==> flow/design.v <==
`timescale 1ns / 1ps
module chacha20_quarter#(parameter N = 32)(
    input wire [N-1:0] a,
    input wire [N-1:0] b,
    input wire [N-1:0] c,
    input wire [N-1:0] d,
    output wire [N-1:0] a_out,
    output wire [N-1:0] b_out,
    output wire [N-1:0] c_out,
    output wire [N-1:0] d_out
);
function [N-1:0] rotate_left;
    input [N-1:0] value;
    input integer amount;
    begin
        rotate_left = (value << amount) | (value >> (32 - amount));
    end
endfunction
wire [N-1:0] a1, b1, c1, d1;
wire [N-1:0] a2, b2, c2, d2;
assign a1 = a + b;
assign d1 = rotate_left(d ^ a1, 16);
assign c1 = c + d1;
assign b1 = rotate_left(b ^ c1, 12);
assign a2 = a1 + b1;
assign d2 = rotate_left(d1 ^ a2, 8);
assign c2 = c1 + d2;
assign b2 = rotate_left(b1 ^ c2, 7);
assign a_out = a2;
assign b_out = b2;
assign c_out = c2;
assign d_out = d2;
endmodule
`timescale 1ns / 1ps
module multiple_rounds#(parameter N = 32, parameter M= 20)(
  input clk, input rst,
  input wire [N-1:0] a,
  input wire [N-1:0] b,
  input wire [N-1:0] c,
  input wire [N-1:0] d,
  output wire [N-1:0] a_out,
  output wire [N-1:0] b_out,
  output wire [N-1:0] c_out,
  output wire [N-1:0] d_out,
  output reg ready);
  reg [N-1:0] a_hold_0;
  reg [N-1:0] b_hold_0;
  reg [N-1:0] c_hold_0;
  reg [N-1:0] d_hold_0;
  wire [N-1:0] a_next_0;
  wire [N-1:0] b_next_0;
  wire [N-1:0] c_next_0;
  wire [N-1:0] d_next_0;
  reg [N-1:0] a_hold_1;
  reg [N-1:0] b_hold_1;
  reg [N-1:0] c_hold_1;
  reg [N-1:0] d_hold_1;
  wire [N-1:0] a_next_1;
  wire [N-1:0] b_next_1;
  wire [N-1:0] c_next_1;
  wire [N-1:0] d_next_1;
  reg [N-1:0] a_hold_2;
  reg [N-1:0] b_hold_2;
  reg [N-1:0] c_hold_2;
  reg [N-1:0] d_hold_2;
  wire [N-1:0] a_next_2;
  wire [N-1:0] b_next_2;
  wire [N-1:0] c_next_2;
  wire [N-1:0] d_next_2;
  reg [N-1:0] a_hold_3;
  reg [N-1:0] b_hold_3;
  reg [N-1:0] c_hold_3;
  reg [N-1:0] d_hold_3;
  wire [N-1:0] a_next_3;
  wire [N-1:0] b_next_3;
  wire [N-1:0] c_next_3;
  wire [N-1:0] d_next_3;
  reg [N-1:0] a_hold_4;
  reg [N-1:0] b_hold_4;
  reg [N-1:0] c_hold_4;
  reg [N-1:0] d_hold_4;
  wire [N-1:0] a_next_4;
  wire [N-1:0] b_next_4;
  wire [N-1:0] c_next_4;
  wire [N-1:0] d_next_4;
  reg [N-1:0] a_hold_5;
  reg [N-1:0] b_hold_5;
  reg [N-1:0] c_hold_5;
  reg [N-1:0] d_hold_5;
  wire [N-1:0] a_next_5;
  wire [N-1:0] b_next_5;
  wire [N-1:0] c_next_5;
  wire [N-1:0] d_next_5;
  reg [N-1:0] a_hold_6;
  reg [N-1:0] b_hold_6;
  reg [N-1:0] c_hold_6;
  reg [N-1:0] d_hold_6;
  wire [N-1:0] a_next_6;
  wire [N-1:0] b_next_6;
  wire [N-1:0] c_next_6;
  wire [N-1:0] d_next_6;
  reg [N-1:0] a_hold_7;
  reg [N-1:0] b_hold_7;
  reg [N-1:0] c_hold_7;
  reg [N-1:0] d_hold_7;
  wire [N-1:0] a_next_7;
  wire [N-1:0] b_next_7;
  wire [N-1:0] c_next_7;
  wire [N-1:0] d_next_7;
  reg [N-1:0] a_hold_8;
  reg [N-1:0] b_hold_8;
  reg [N-1:0] c_hold_8;
  reg [N-1:0] d_hold_8;
  wire [N-1:0] a_next_8;
  wire [N-1:0] b_next_8;
  wire [N-1:0] c_next_8;
  wire [N-1:0] d_next_8;
  reg [N-1:0] a_hold_9;
  reg [N-1:0] b_hold_9;
  reg [N-1:0] c_hold_9;
  reg [N-1:0] d_hold_9;
  wire [N-1:0] a_next_9;
  wire [N-1:0] b_next_9;
  wire [N-1:0] c_next_9;
  wire [N-1:0] d_next_9;
  reg [N-1:0] a_hold_10;
  reg [N-1:0] b_hold_10;
  reg [N-1:0] c_hold_10;
  reg [N-1:0] d_hold_10;
  reg [4:0] count;
  reg [4:0] count_next;
  chacha20_quarter rounds_dut0(.a(a_hold_0),.b(b_hold_0),
                              .c(c_hold_0),.d(d_hold_0),
                              .a_out(a_next_0),.b_out(b_next_0),
                              .c_out(c_next_0),.d_out(d_next_0));
  chacha20_quarter rounds_dut1(.a(a_hold_1),.b(b_hold_1),
                              .c(c_hold_1),.d(d_hold_1),
                              .a_out(a_next_1),.b_out(b_next_1),
                              .c_out(c_next_1),.d_out(d_next_1));
  chacha20_quarter rounds_dut2(.a(a_hold_2),.b(b_hold_2),
                              .c(c_hold_2),.d(d_hold_2),
                              .a_out(a_next_2),.b_out(b_next_2),
                              .c_out(c_next_2),.d_out(d_next_2));
  chacha20_quarter rounds_dut3(.a(a_hold_3),.b(b_hold_3),
                              .c(c_hold_3),.d(d_hold_3),
                              .a_out(a_next_3),.b_out(b_next_3),
                              .c_out(c_next_3),.d_out(d_next_3));
  chacha20_quarter rounds_dut4(.a(a_hold_4),.b(b_hold_4),
                              .c(c_hold_4),.d(d_hold_4),
                              .a_out(a_next_4),.b_out(b_next_4),
                              .c_out(c_next_4),.d_out(d_next_4));
  chacha20_quarter rounds_dut5(.a(a_hold_5),.b(b_hold_5),
                              .c(c_hold_5),.d(d_hold_5),
                              .a_out(a_next_5),.b_out(b_next_5),
                              .c_out(c_next_5),.d_out(d_next_5)); 
  chacha20_quarter rounds_dut6(.a(a_hold_6),.b(b_hold_6),
                              .c(c_hold_6),.d(d_hold_6),
                              .a_out(a_next_6),.b_out(b_next_6),
                              .c_out(c_next_6),.d_out(d_next_6));   
  chacha20_quarter rounds_dut7(.a(a_hold_7),.b(b_hold_7),
                              .c(c_hold_7),.d(d_hold_7),
                              .a_out(a_next_7),.b_out(b_next_7),
                              .c_out(c_next_7),.d_out(d_next_7)); 
  chacha20_quarter rounds_dut8(.a(a_hold_8),.b(b_hold_8),
                              .c(c_hold_8),.d(d_hold_8),
                              .a_out(a_next_8),.b_out(b_next_8),
                              .c_out(c_next_8),.d_out(d_next_8));
  chacha20_quarter rounds_dut9(.a(a_hold_9),.b(b_hold_9),
                              .c(c_hold_9),.d(d_hold_9),
                              .a_out(a_next_9),.b_out(b_next_9),
                              .c_out(c_next_9),.d_out(d_next_9));                                                     
  always@(posedge clk or negedge rst)begin
    if(~rst)begin
      a_hold_0 <= 'b0;
      b_hold_0 <= 'b0;
      c_hold_0 <= 'b0;
      d_hold_0 <= 'b0;
    end
    else begin
      a_hold_0 <= a;
      b_hold_0 <= b;
      c_hold_0 <= c;
      d_hold_0 <= d;
    end
  end
  always@(posedge clk or negedge rst)begin
    if(~rst)begin
      a_hold_1 <= 'b0;
      b_hold_1 <= 'b0;
      c_hold_1 <= 'b0;
      d_hold_1 <= 'b0;
    end
    else begin
      a_hold_1 <= a_next_0;
      b_hold_1 <= b_next_0;
      c_hold_1 <= c_next_0;
      d_hold_1 <= d_next_0;
    end
  end
  always@(posedge clk or negedge rst)begin
    if(~rst)begin
      a_hold_2 <= 'b0;
      b_hold_2 <= 'b0;
      c_hold_2 <= 'b0;
      d_hold_2 <= 'b0;
    end
    else begin
      a_hold_2 <= a_next_1;
      b_hold_2 <= b_next_1;
      c_hold_2 <= c_next_1;
      d_hold_2 <= d_next_1;
    end
  end
  always@(posedge clk or negedge rst)begin
    if(~rst)begin
      a_hold_3 <= 'b0;
      b_hold_3 <= 'b0;
      c_hold_3 <= 'b0;
      d_hold_3 <= 'b0;
    end
    else begin
      a_hold_3 <= a_next_2;
      b_hold_3 <= b_next_2;
      c_hold_3 <= c_next_2;
      d_hold_3 <= d_next_2;
    end
  end
  always@(posedge clk or negedge rst)begin
    if(~rst)begin
      a_hold_4 <= 'b0;
      b_hold_4 <= 'b0;
      c_hold_4 <= 'b0;
      d_hold_4 <= 'b0;
    end
    else begin
      a_hold_4 <= a_next_3;
      b_hold_4 <= b_next_3;
      c_hold_4 <= c_next_3;
      d_hold_4 <= d_next_3;
    end
  end
  always@(posedge clk or negedge rst)begin
    if(~rst)begin
      a_hold_5 <= 'b0;
      b_hold_5 <= 'b0;
      c_hold_5 <= 'b0;
      d_hold_5 <= 'b0;
    end
    else begin
      a_hold_5 <= a_next_4;
      b_hold_5 <= b_next_4;
      c_hold_5 <= c_next_4;
      d_hold_5 <= d_next_4;
    end
  end 
  always@(posedge clk or negedge rst)begin
    if(~rst)begin
      a_hold_6 <= 'b0;
      b_hold_6 <= 'b0;
      c_hold_6 <= 'b0;
      d_hold_6 <= 'b0;
    end
    else begin
      a_hold_6 <= a_next_5;
      b_hold_6 <= b_next_5;
      c_hold_6 <= c_next_5;
      d_hold_6 <= d_next_5;
    end
  end 
  always@(posedge clk or negedge rst)begin
    if(~rst)begin
      a_hold_7 <= 'b0;
      b_hold_7 <= 'b0;
      c_hold_7 <= 'b0;
      d_hold_7 <= 'b0;
    end
    else begin
      a_hold_7 <= a_next_6;
      b_hold_7 <= b_next_6;
      c_hold_7 <= c_next_6;
      d_hold_7 <= d_next_6;
    end
  end 
  always@(posedge clk or negedge rst)begin
    if(~rst)begin
      a_hold_8 <= 'b0;
      b_hold_8 <= 'b0;
      c_hold_8 <= 'b0;
      d_hold_8 <= 'b0;
    end
    else begin
      a_hold_8 <= a_next_7;
      b_hold_8 <= b_next_7;
      c_hold_8 <= c_next_7;
      d_hold_8 <= d_next_7;
    end
  end
  always@(posedge clk or negedge rst)begin
    if(~rst)begin
      a_hold_9 <= 'b0;
      b_hold_9 <= 'b0;
      c_hold_9 <= 'b0;
      d_hold_9 <= 'b0;
    end
    else begin
      a_hold_9 <= a_next_8;
      b_hold_9 <= b_next_8;
      c_hold_9 <= c_next_8;
      d_hold_9 <= d_next_8;
    end
  end
  always@(posedge clk or negedge rst)begin
    if(~rst)begin
      a_hold_10 <= 'b0;
      b_hold_10 <= 'b0;
      c_hold_10 <= 'b0;
      d_hold_10 <= 'b0;
      ready <= 'b0;
    end
    else begin
      a_hold_10 <= a_next_9;
      b_hold_10 <= b_next_9;
      c_hold_10 <= c_next_9;
      d_hold_10 <= d_next_9;
      ready <= 1'b1;
    end
  end
  assign a_out = a_hold_10;
  assign b_out = b_hold_10;
  assign c_out = c_hold_10;
  assign d_out = d_hold_10;
endmodule
=== From RTL to reports: multiple_rounds ===
What the tools print for multiple_rounds, step after step.
Line numbers count from 1 in the design file above.
Cell names lack the library's common part.
A cell with -- has no value.

* Design top: multiple_rounds
* Clock input: clk
* Library: sky130hd
* Timing corner: tt_025C_1v80

=== After elaboration ===
Yosys after proc, flatten, opt, wreduce and memory -nomap, before mapping. Enables and synchronous resets that opt folds into registers are not counted as muxes. Memory bits, and registers merged into a memory's read port (data or address), are not among the register bits. Print and check cells are not counted. Equal cells are merged and count once.

* Bits in registers: 1409
* Bits of input ports: 130

* $add $sub $neg: 40
* Bitwise logic cells: 80

{| class="wikitable"
|+ Operators by type and width
! cell !! count
|-
| 32-bit adder || 40
|-
| 32-bit bitwise XOR || 40
|-
| 32-bit by 12-bit OR with 32-bit output || 10
|-
| 32-bit by 16-bit OR with 32-bit output || 10
|-
| 32-bit by 7-bit OR with 32-bit output || 10
|-
| 32-bit by 8-bit OR with 32-bit output || 10
|}

=== Logic depth ===
Longest topological path by Yosys (ltp), each cell counted once; first at word level (registers and memories cut), then after technology mapping (sequential cells cut; the memories' decode and read muxes count).

* Depth after elaboration: 12
* ABC_AREA: 0
* Mapped depth: 52
* Gate-level depth less buffers: 52

=== Synthesis result ===
The flow's flattened synthesis, as Yosys stat reports it; memories are mapped. The netlist is that of the ABC_AREA named above (0 if unset); the other value can give another one.

{| class="wikitable"
|+ Cell types
! cell type !! count !! area in all (um^2)
|-
| dfrtp_1 || 1409 || 3.53E+04
|-
| ha_1 || 1266 || 1.58E+04
|-
| xor2_1 || 1504 || 1.32E+04
|-
| xnor2_1 || 878 || 7.69E+03
|-
| a21oi_1 || 966 || 4.83E+03
|-
| a21o_1 || 601 || 4.51E+03
|-
| o21ai_0 || 481 || 2.41E+03
|-
| nor2_1 || 567 || 2.13E+03
|-
| nand2_1 || 478 || 1.79E+03
|-
| inv_1 || 352 || 1.32E+03
|-
| o21bai_1 || 157 || 1178.63
|-
| o21a_1 || 152 || 1.14E+03
|-
| a211oi_1 || 118 || 885.85
|-
| nand3_1 || 177 || 885.85
|-
| nand2b_1 || 131 || 819.536
|-
| fa_1 || 40 || 800.768
|-
| nor2b_1 || 125 || 782
|-
| and3_1 || 100 || 625.6
|}

Other cell types: 83; their cells: 1141.

* Standard cells after synthesis: 10643
* Chip area (Yosys): 105329.8 um^2
* Area of sequential cells: 35258.8 um^2
* Flip-flops: 1409
* Buffers: 39

The figures by module come from a second, unflattened synthesis with its own total; it is not the netlist above.

* Cell total of the unflattened synthesis: 11620
* Area (unflattened synthesis): 113012.1 um^2

Each row is one instance without its submodules.

{| class="wikitable"
|+ Modules
! module !! instances !! cells !! area (um^2)
|-
| chacha20_quarter || 10 || 1021 || 7775.0
|-
| multiple_rounds || 1 || 1410 || 35262.6
|}

=== Timing after synthesis ===
Path of least setup slack by OpenSTA after synthesis, without wires, with an ideal clock, recovery checks aside; 20% of the period is set as input and as output delay. Where synthesis merged equal registers, the netlist keeps one of their names.

* Path kind: register to register
* From: reg b_hold_6[0]
* To: reg b_hold_7[5]
* Period: 18.0 ns
* Library setup time: 0.079 ns
* Arrival time: 10.305 ns
* Required time: 17.921 ns
* Setup slack: 7.616 ns
* Path delay: 10.384 ns
* Stages on the path: 46
* Period reached after synthesis: 10.384 ns

"path delay" = arrival - input delay + setup time.
"stages on the path": output pins that drive a net of the path, with the launching flip-flop's if there is one; two outputs of one cell count as two.
"period reached after synthesis" is the clock period less the worst setup slack; recovery checks do not enter. This is arithmetic on one report: input and output delays are still those of the set period (20% each).
The rows between start and end are the longest chain of elaborated cells between them; the timing report does not say that the signal goes this way. Where chains are equally long, one stands for them.
Each line given opens the expression or statement behind the cell; cells for indexed reads and writes are added by Yosys, which also makes memories of some case tables.

* Path through: dfrtp_1 > ha_1 > fa_1 > a211oi_1 > nor2_1 > a211oi_1 > a211oi_1 > o21a_1 > nor2_1 > o21ai_0 > a21oi_1 > xnor2_1 > xor2_1 > ha_1 > nor2b_1 > a311o_1 > o311a_1 > a221oi_2 > [... 10 more ...] > a221o_1 > nor3_2 > o31ai_1 > a221o_1 > a21oi_2 > xor3_1 > ha_1 > a21o_1 > a21oi_1 > a21boi_0 > a31oi_1 > a21oi_1 > a221oi_1 > o21ai_0 > a21o_1 > nor4b_1 > a211o_1 > xor2_1
* Cells in the longest elaborated chain: 12
* Elaborated cells on any way between the ends: 12
* Source lines of those cells: 9
* Classes of those cells: 4 x add/sub; 8 x logic

{| class="wikitable"
|+ Ends and longest elaborated chain, after synthesis
! element !! line !! RTL
|-
| start, declared || 95 || <nowiki>reg [N-1:0] b_hold_6;</nowiki>
|-
| start, assigned || 259 || <nowiki>b_hold_6 <= 'b0;</nowiki>
|-
| start, assigned || 265 || <nowiki>b_hold_6 <= b_next_5;</nowiki>
|-
| 32-bit adder || 21 || <nowiki>assign a1 = a + b;</nowiki>
|-
| 32-bit bitwise XOR || 22 || <nowiki>assign d1 = rotate_left(d ^ a1, 16);</nowiki>
|-
| 32-bit by 16-bit OR with 32-bit output || 16 || <nowiki>rotate_left = (value << amount) | (value >> (32 - amount));</nowiki>
|-
| 32-bit adder || 23 || <nowiki>assign c1 = c + d1;</nowiki>
|-
| 32-bit bitwise XOR || 24 || <nowiki>assign b1 = rotate_left(b ^ c1, 12);</nowiki>
|-
| 32-bit by 12-bit OR with 32-bit output || 16 ||
|-
| 32-bit adder || 25 || <nowiki>assign a2 = a1 + b1;</nowiki>
|-
| 32-bit bitwise XOR || 26 || <nowiki>assign d2 = rotate_left(d1 ^ a2, 8);</nowiki>
|-
| 32-bit by 8-bit OR with 32-bit output || 16 ||
|-
| 32-bit adder || 27 || <nowiki>assign c2 = c1 + d2;</nowiki>
|-
| 32-bit bitwise XOR || 28 || <nowiki>assign b2 = rotate_left(b1 ^ c2, 7);</nowiki>
|-
| 32-bit by 7-bit OR with 32-bit output || 16 ||
|-
| end, assigned || 273 || <nowiki>b_hold_7 <= 'b0;</nowiki>
|-
| end, assigned || 279 || <nowiki>b_hold_7 <= b_next_6;</nowiki>
|-
| end, declared || 103 || <nowiki>reg [N-1:0] b_hold_7;</nowiki>
|}

Nets of the timed path that keep an RTL name, with a line that drives or declares them; the list need not be complete.

{| class="wikitable"
|+ Nets with RTL names, path after synthesis
! net !! line
|-
| d_next_6[7] || 16
|-
| c_next_6[30] || 27
|}

=== Timing after layout ===
Path of least setup slack in the final report of run 2 (OpenROAD, finished layout, wires in). Where an end is a register, its clock arrival counts in the times.

* Path kind: register to register
* From: reg b_hold_2[1]
* To: reg b_hold_3[5]
* Period: 8.86 ns
* Library setup time: 0.10 ns
* Arrival time: 12.68 ns
* Required time: 9.67 ns
* Setup slack: -3.01 ns
* Stages on the path: 51

The rows between start and end are the longest chain of elaborated cells between them; the timing report does not say that the signal goes this way. Where chains are equally long, one stands for them.

* Path through: dfrtp_2 > inv_2 > fa_2 > nor2b_1 > o21a_1 > o21ai_2 > a211o_1 > a211oi_4 > o31ai_4 > buf_6 > nand2_4 > xor2_4 > xor2_4 > ha_1 > a21o_1 > a22o_1 > o31a_1 > a41o_1 > [... 15 more ...] > o21ai_1 > a31oi_2 > xnor2_4 > buf_12 > xnor2_4 > ha_4 > a211oi_2 > o211ai_1 > a32o_2 > a221oi_4 > a21oi_2 > a41o_1 > o41ai_4 > buf_4 > o21bai_1 > a21oi_2 > xnor2_4 > xor2_4
* Cells in the longest elaborated chain: 12
* Elaborated cells on any way between the ends: 12
* Source lines of those cells: 9
* Classes of those cells: 4 x add/sub; 8 x logic

{| class="wikitable"
|+ Ends and longest elaborated chain, after layout
! element !! line !! RTL
|-
| start, declared || 63 || <nowiki>reg [N-1:0] b_hold_2;</nowiki>
|-
| start, assigned || 203 || <nowiki>b_hold_2 <= 'b0;</nowiki>
|-
| start, assigned || 209 || <nowiki>b_hold_2 <= b_next_1;</nowiki>
|-
| 32-bit adder || 21 || <nowiki>assign a1 = a + b;</nowiki>
|-
| 32-bit bitwise XOR || 22 || <nowiki>assign d1 = rotate_left(d ^ a1, 16);</nowiki>
|-
| 32-bit by 16-bit OR with 32-bit output || 16 || <nowiki>rotate_left = (value << amount) | (value >> (32 - amount));</nowiki>
|-
| 32-bit adder || 23 || <nowiki>assign c1 = c + d1;</nowiki>
|-
| 32-bit bitwise XOR || 24 || <nowiki>assign b1 = rotate_left(b ^ c1, 12);</nowiki>
|-
| 32-bit by 12-bit OR with 32-bit output || 16 ||
|-
| 32-bit adder || 25 || <nowiki>assign a2 = a1 + b1;</nowiki>
|-
| 32-bit bitwise XOR || 26 || <nowiki>assign d2 = rotate_left(d1 ^ a2, 8);</nowiki>
|-
| 32-bit by 8-bit OR with 32-bit output || 16 ||
|-
| 32-bit adder || 27 || <nowiki>assign c2 = c1 + d2;</nowiki>
|-
| 32-bit bitwise XOR || 28 || <nowiki>assign b2 = rotate_left(b1 ^ c2, 7);</nowiki>
|-
| 32-bit by 7-bit OR with 32-bit output || 16 ||
|-
| end, assigned || 217 || <nowiki>b_hold_3 <= 'b0;</nowiki>
|-
| end, assigned || 223 || <nowiki>b_hold_3 <= b_next_2;</nowiki>
|-
| end, declared || 71 || <nowiki>reg [N-1:0] b_hold_3;</nowiki>
|}

Nets of the timed path that keep an RTL name, with a line that drives or declares them; the list need not be complete.

{| class="wikitable"
|+ Nets with RTL names, path after layout
! net !! line
|-
| a_next_2[31] || 25
|-
| d_next_2[7] || 16
|-
| c_next_2[30] || 27
|}

Subject: flow runs of multiple_rounds

Hi,

Flow measurements of multiple_rounds on sky130hd: 4 stored runs with different settings, listed in no order. Input and output delays are each 20% of the period that was set; the output load is 0.01 pF.
"period reached" means the clock period less the worst setup slack. The figure is calculated, with input and output delays left at 20% of the set period.
"critical setup path time" is the time allowed to the run's worst setup path (the clock period less input and output delay, where it has them) less its slack. Clock arrival times count: a late capture clock shortens it, a late launch clock lengthens it.

=== Run 1 ===
{| class="wikitable"
! Setting !! Value
|-
| CAP_MARGIN || 40
|-
| CELL_PAD_IN_SITES_GLOBAL_PLACEMENT || 2
|-
| CORE_ASPECT_RATIO || 0.92
|-
| MAX_ROUTING_LAYER || met5
|-
| MIN_ROUTING_LAYER || met2
|-
| SLEW_MARGIN || 5
|-
| TNS_END_PERCENT || 55
|-
| period_ns || 25.7
|-
| CORE_MARGIN || 2
|-
| CORE_UTILIZATION || 40
|}
Unfinished; error GRT-0116 in routing.

=== Run 2 ===
{| class="wikitable"
! Setting !! Value
|-
| CELL_PAD_IN_SITES_DETAIL_PLACEMENT || 1
|-
| CELL_PAD_IN_SITES_GLOBAL_PLACEMENT || 0
|-
| CORE_MARGIN || 9
|-
| CORE_UTILIZATION || 19
|-
| CTS_CLUSTER_SIZE || 51
|-
| GPL_TIMING_DRIVEN || 1
|-
| PLACE_DENSITY_LB_ADDON || 0.04
|-
| SETUP_SLACK_MARGIN || -0.57
|-
| SLEW_MARGIN || 15
|-
| TNS_END_PERCENT || 10
|-
| period_ns || 8.86
|-
| CAP_MARGIN || 20
|-
! Result !! Value
|-
| Critical setup path time || 11.87 ns
|-
| Class of the worst setup path || register to register
|-
| Lowest setup slack || -3.009 ns
|-
| Area of the synthesized netlist || 105329.8 um^2
|-
| Period reached || 11.869 ns
|-
| Die outline area || 581498.0 um^2
|-
| Total negative setup slack || -1066.870 ns
|-
| Standard-cell area after routing || 187076.0 um^2
|-
| Utilization of the finished layout || 0.338
|}

=== Run 3 ===
{| class="wikitable"
! Setting !! Value
|-
| CAP_MARGIN || 40
|-
| CELL_PAD_IN_SITES_DETAIL_PLACEMENT || 1
|-
| CELL_PAD_IN_SITES_GLOBAL_PLACEMENT || 1
|-
| CORE_ASPECT_RATIO || 0.92
|-
| CORE_UTILIZATION || 64
|-
| CTS_CLUSTER_DIAMETER || 120
|-
| GPL_ROUTABILITY_DRIVEN || 0
|-
| GPL_TIMING_DRIVEN || 1
|-
| MAX_ROUTING_LAYER || met5
|-
| MIN_ROUTING_LAYER || met1
|-
| SLEW_MARGIN || 0
|-
| TNS_END_PERCENT || 30
|-
| period_ns || 24.8
|-
| CORE_MARGIN || 2
|}
Unfinished; error GRT-0116 in routing.

=== Run 4 ===
{| class="wikitable"
! Setting !! Value
|-
| ABC_AREA || 1
|-
| CAP_MARGIN || 25
|-
| CELL_PAD_IN_SITES_DETAIL_PLACEMENT || 0
|-
| CELL_PAD_IN_SITES_GLOBAL_PLACEMENT || 2
|-
| CORE_ASPECT_RATIO || 0.92
|-
| CORE_MARGIN || 8
|-
| CORE_UTILIZATION || 54
|-
| CTS_CLUSTER_DIAMETER || 39
|-
| CTS_CLUSTER_SIZE || 89
|-
| GPL_TIMING_DRIVEN || 0
|-
| HOLD_SLACK_MARGIN || 0.1
|-
| MAX_ROUTING_LAYER || met5
|-
| PLACE_DENSITY_LB_ADDON || 0.15
|-
| TNS_END_PERCENT || 40
|-
| period_ns || 20.5
|-
| SLEW_MARGIN || 20
|}
Unfinished; error FLW-0024 in placement.

Regards
